==> flow/design.v <==
module pg_0 (
    input logic a,
    input logic b,
    output logic p,
    output logic g
);
assign p = a ^ b;
assign g = a & b;
endmodule
module pg_1plus (
    input logic pi_cur,
    input logic gi_cur,
    input logic pi_prev,
    input logic gi_prev,
    output logic pout,
    output logic gout
);
assign pout = pi_cur & pi_prev;
assign gout = gi_cur | (pi_cur & gi_prev);
endmodule
module ks_add #(
    parameter N = 64
)
(
    input  logic         clk,
    input  logic         rstn_,
    input  logic         en,
    input  logic [N-1:0] a,
    input  logic [N-1:0] b,
    output logic [N-1:0] out
);
    localparam int stages = $clog2(N) + 1;
    function automatic integer log2_arr(input integer x);
        integer k;
        begin
            log2_arr = 0;
            for (k = 1; k < 31; k = k + 1)
                if (x >= (1 << k)) log2_arr = k;
        end
    endfunction
    genvar i;
    generate
        for (i = 0; i < stages; i++) begin : gen_pg
            logic [(N-(2**(i-1)))-1:0] g_reg_array;
            logic [(N-(2**(i-1)))-1:0] p_reg_array;
            logic [(N-(2**(i-1)))-1:0] p_out_array;
            logic [(N-(2**(i-1)))-1:0] g_out_array;
        end
    endgenerate
    genvar j;
    generate
        for (j = 0; j < stages; j++) begin : reg_assign
            always_ff @( posedge clk ) begin
                if ( !rstn_ ) begin
                    gen_pg[j].g_reg_array <= 0;
                    gen_pg[j].p_reg_array <= 0;
                end
                else if ( en ) begin
                    gen_pg[j].g_reg_array <= gen_pg[j].g_out_array;
                    gen_pg[j].p_reg_array <= gen_pg[j].p_out_array;
                end
                else begin
                    gen_pg[j].g_reg_array <= gen_pg[j].g_reg_array;
                    gen_pg[j].p_reg_array <= gen_pg[j].p_reg_array;
                end
            end
        end
    endgenerate
    genvar step;
    generate 
        for (i = 0; i < N; i++) begin
            pg_0 step0(a[i], b[i], gen_pg[0].p_out_array[i], gen_pg[0].g_out_array[i]);
        end
        for (step = 1; step <= stages; step++) begin
            for (i = 0; i < N-2**(step-1); i++) begin 
                if (step == 1) begin
                    pg_1plus stepn(gen_pg[0].p_reg_array[i+1],  
                                 gen_pg[0].g_reg_array[i+1], 
                                 gen_pg[0].p_reg_array[i], 
                                 gen_pg[0].g_reg_array[i], 
                                 gen_pg[step].p_out_array[i], 
                                 gen_pg[step].g_out_array[i]);
                end
                if (step > 1) begin
                    if (i==0) begin
                        pg_1plus stepn(gen_pg[step-1].p_reg_array[i+2**(step-2)],  
                                 gen_pg[step-1].g_reg_array[i+2**(step-2)], 
                                 gen_pg[0].p_reg_array[0], 
                                 gen_pg[0].g_reg_array[0], 
                                 gen_pg[step].p_out_array[0], 
                                 gen_pg[step].g_out_array[0]);
                    end
                    else if (i < 2**(step-2)) begin 
                        pg_1plus stepn(gen_pg[step-1].p_reg_array[i+2**(step-2)],                                         
                                 gen_pg[step-1].g_reg_array[i+2**(step-2)],                                            
                                 gen_pg[log2_arr(i)+1].p_reg_array[i-2**(log2_arr(i))], 
                                 gen_pg[log2_arr(i)+1].g_reg_array[i-2**(log2_arr(i))],
                                 gen_pg[step].p_out_array[i], 
                                 gen_pg[step].g_out_array[i]);
                    end
                    else begin  
                        pg_1plus stepn(gen_pg[step-1].p_reg_array[i+2**(step-2)],  
                                 gen_pg[step-1].g_reg_array[i+2**(step-2)], 
                                 gen_pg[step-1].p_reg_array[i-2**(step-2)], 
                                 gen_pg[step-1].g_reg_array[i-2**(step-2)], 
                                 gen_pg[step].p_out_array[i], 
                                 gen_pg[step].g_out_array[i]);
                    end
                end
            end
        end
    endgenerate
    generate
        for (i = 0; i < N; i++) begin
            if ( i==0 ) begin
                assign out[0] = gen_pg[0].p_reg_array[0];
            end
            else if ( i==1 ) begin
                assign out[1] = gen_pg[0].p_reg_array[1] ^ gen_pg[0].g_reg_array[0];
            end
            else if (i <= N/2) begin  
                assign out[i] = (gen_pg[0].p_reg_array[i]) ^ (gen_pg[log2_arr(i-1)+1].g_reg_array[(i-1)-2**log2_arr(i-1)]); 
            end
            else begin
                assign out[i] = gen_pg[0].p_reg_array[i] ^ gen_pg[stages-1].g_reg_array[(i-1)-(N/2)]; 
            end
        end
    endgenerate
endmodule
# Tool chain data of ks_add

The steps from the RTL of ks_add to its reports follow in flow order.
Line numbers count from 1 in the design file above.
Not given: -

Top module: ks_add
Clock: clk
Standard-cell library: sky130hd
Corner: tt_025C_1v80

# Elaborated design

Yosys after proc, flatten, opt, wreduce and memory -nomap, before mapping. Enables and synchronous resets that opt folds into registers are not counted as muxes. Memory bits, and registers merged into a memory's read port (data or address), are not among the register bits. Print and check cells are not counted. Equal cells are merged and count once.

Register bits after elaboration: 737
Input port bits: 131
Output and inout bits: 64

Bitwise logic cells: 1,120

Operator list:

| operator          | count |
| 1-bit bitwise AND | 673 |
| 1-bit OR          | 320 |
| 1-bit bitwise XOR | 127 |

# Logic depth

Longest topological path by Yosys (ltp), each cell counted once; first at word level (registers and memories cut), then after technology mapping (sequential cells cut; the memories' decode and read muxes count).

Depth in word-level cells: 2
ABC_AREA: 0
Depth in mapped cells: 6
Gate-level depth less buffers: 3

# After synthesis

The flow's flattened synthesis, as Yosys stat reports it; memories are mapped. The netlist is that of the ABC_AREA named above (0 if unset); the other value can give another one.

Cells by type:

| cell type                 | count |
| sky130_fd_sc_hd__dfxtp_1  | 695 |
| sky130_fd_sc_hd__a21oi_1  | 630 |
| sky130_fd_sc_hd__a21boi_1 | 237 |
| sky130_fd_sc_hd__nand2b_1 | 253 |
| sky130_fd_sc_hd__o21ai_0  | 316 |
| sky130_fd_sc_hd__nand3_1  | 253 |
| sky130_fd_sc_hd__mux2i_1  | 126 |
| sky130_fd_sc_hd__ha_1     | 64 |
| sky130_fd_sc_hd__nor2b_1  | 126 |
| sky130_fd_sc_hd__xor2_1   | 62 |
| sky130_fd_sc_hd__buf_6    | 33 |
| sky130_fd_sc_hd__clkbuf_1 | 95 |
| sky130_fd_sc_hd__buf_4    | 40 |
| sky130_fd_sc_hd__buf_2    | 51 |
| sky130_fd_sc_hd__a21boi_0 | 16 |
| sky130_fd_sc_hd__xnor2_1  | 1 |
| sky130_fd_sc_hd__nor2_1   | 1 |

Cell count: 2,999
Mapped area: 28,085.7 sq um
Flip-flop cells: 695

By module: a second synthesis without flattening, with its own total; a netlist apart from the flattened one above.

Cell total of the unflattened synthesis: 3,095
Area (unflattened synthesis): 32,986.6 sq um

Rows give one instance, submodules left out.

By module:

| module   | instances | cells | area (sq um) | seq. area (sq um) |
| ks_add   | 1         | 2,401 | 27,850.5     | 14,513.9 |
| pg_1plus | 315       | 2     | 13.8         | 0.0 |
| pg_0     | 64        | 1     | 12.5         | 0.0 |

# Path before layout

Source: OpenSTA report_checks on the synthesized netlist (no wires, ideal clock, input and output delay 20% of the period each), path of least setup slack; recovery checks are left aside. Register names are those of the netlist, which keeps one name where synthesis merged equal registers.

Path kind: input to register
Start point: in en
End point: reg (no name shown)
Clock period: 2.0 ns
Input delay: 0.400 ns
Data arrival time: 1.170 ns
Required time: 1.884 ns
Setup slack: 0.714 ns
Delay of the path: 0.886 ns
Stages on the path: 6
Path buffers: 4
Period reached after synthesis: 1.286 ns

"delay of the path" = arrival - input delay + setup time.
"stages on the path": output pins that drive a net of the path, with the launching flip-flop's if there is one; two outputs of one cell count as two.
"period reached after synthesis" = period - worst setup slack (recovery checks aside). The figure is calculated, with input and output delays left at 20% of the set period.

Cells stage by stage: sky130_fd_sc_hd__buf_2 > sky130_fd_sc_hd__buf_6 > sky130_fd_sc_hd__buf_6 > sky130_fd_sc_hd__buf_6 > sky130_fd_sc_hd__mux2i_1 > sky130_fd_sc_hd__nor2b_1

Ends and longest elaborated chain, post-synthesis:

| item        | RTL line | RTL |
| from (decl) | 27       | `input  logic         en,` |

No chain of elaborated cells between the ends is given.

# Worst path after layout

From the final timing report of run A: the path of least setup slack in the routed layout; clock arrival at registers is part of the times.

Path kind: register to output
Start point: reg (no name shown)
End point: out out[55]
Clock period: 2.0 ns
External output delay: 0.40 ns
Data arrival time: 1.60 ns
Required time: 1.60 ns
Setup slack: 0.00 ns
Stages on the path: 3
Path buffers: 1

Between the ends stands the longest chain of elaborated cells between them, by number of cells; it is not shown to be the way that was timed. Of several equally long chains one is given.
Each line given opens the expression or statement behind the cell; cells for indexed reads and writes are added by Yosys, which also makes memories of some case tables.

Cells stage by stage: sky130_fd_sc_hd__dfxtp_2 > sky130_fd_sc_hd__xor2_2 > sky130_fd_sc_hd__dlygate4sd2_1
Length of the longest elaborated chain: 1

Ends and longest elaborated chain, post-layout:

| item              | RTL line | RTL |
| 1-bit bitwise XOR | 125      | `assign out[i] = gen_pg[0].p_reg_array[i] ^ gen_pg[stages-1].g_reg_array[(i-1)-(N/2)];` |
| to (decl)         | 30       | `output logic [N-1:0] out` |

--- measured runs ---
Record of 3 stored runs of the RTL-to-layout flow on ks_add, platform sky130hd. The runs are unordered. Constraints: input delay and output delay 20% of the set period each, output load 0.01 pF.
"total power after layout" rests on the timing tool's default activity at the inputs, not on a simulated workload.
Among the settings, . means not set for that run.

| setting or result                        | run A    | run B    | run C    |
| CAP_MARGIN                               | 15       | 30       | 20       |
| MIN_ROUTING_LAYER                        | met2     | met2     | .        |
| PLACE_DENSITY                            | 0.67     | 0.67     | .        |
| period_ns                                | 2.0      | 2.0      | 2.0      |
| CORE_MARGIN                              | 2        | 2        | 2        |
| CORE_UTILIZATION                         | 40       | 40       | 40       |
| SLEW_MARGIN                              | 20       | 35       | 20       |
| ABC_AREA                                 | .        | 1        | .        |
| CELL_PAD_IN_SITES_DETAIL_PLACEMENT       | .        | 1        | .        |
| CELL_PAD_IN_SITES_GLOBAL_PLACEMENT       | .        | 2        | .        |
| CTS_CLUSTER_DIAMETER                     | .        | 274      | .        |
| CTS_CLUSTER_SIZE                         | .        | 20       | .        |
| MAX_ROUTING_LAYER                        | .        | met4     | .        |
| chip area in the Yosys report (sq um)    | 28,085.7 | 28,577.4 | 28,085.7 |
| die area (sq um)                         | 72,350.2 | 73,598.3 | 72,350.2 |
| standard-cell area after routing (sq um) | 34,063.9 | 32,742.7 | 33,742.4 |
| final utilization (%)                    | 48.8     | 46.0     | 48.4     |
| worst slack on setup checks (ns)         | -0.002   | 0.075    | 0.060    |
| sum of negative setup slack (ns)         | -0.002   | 0.000    | 0.000    |
| total power after layout (mW)            | 32.964   | 27.136   | 32.121   |
--- end ---
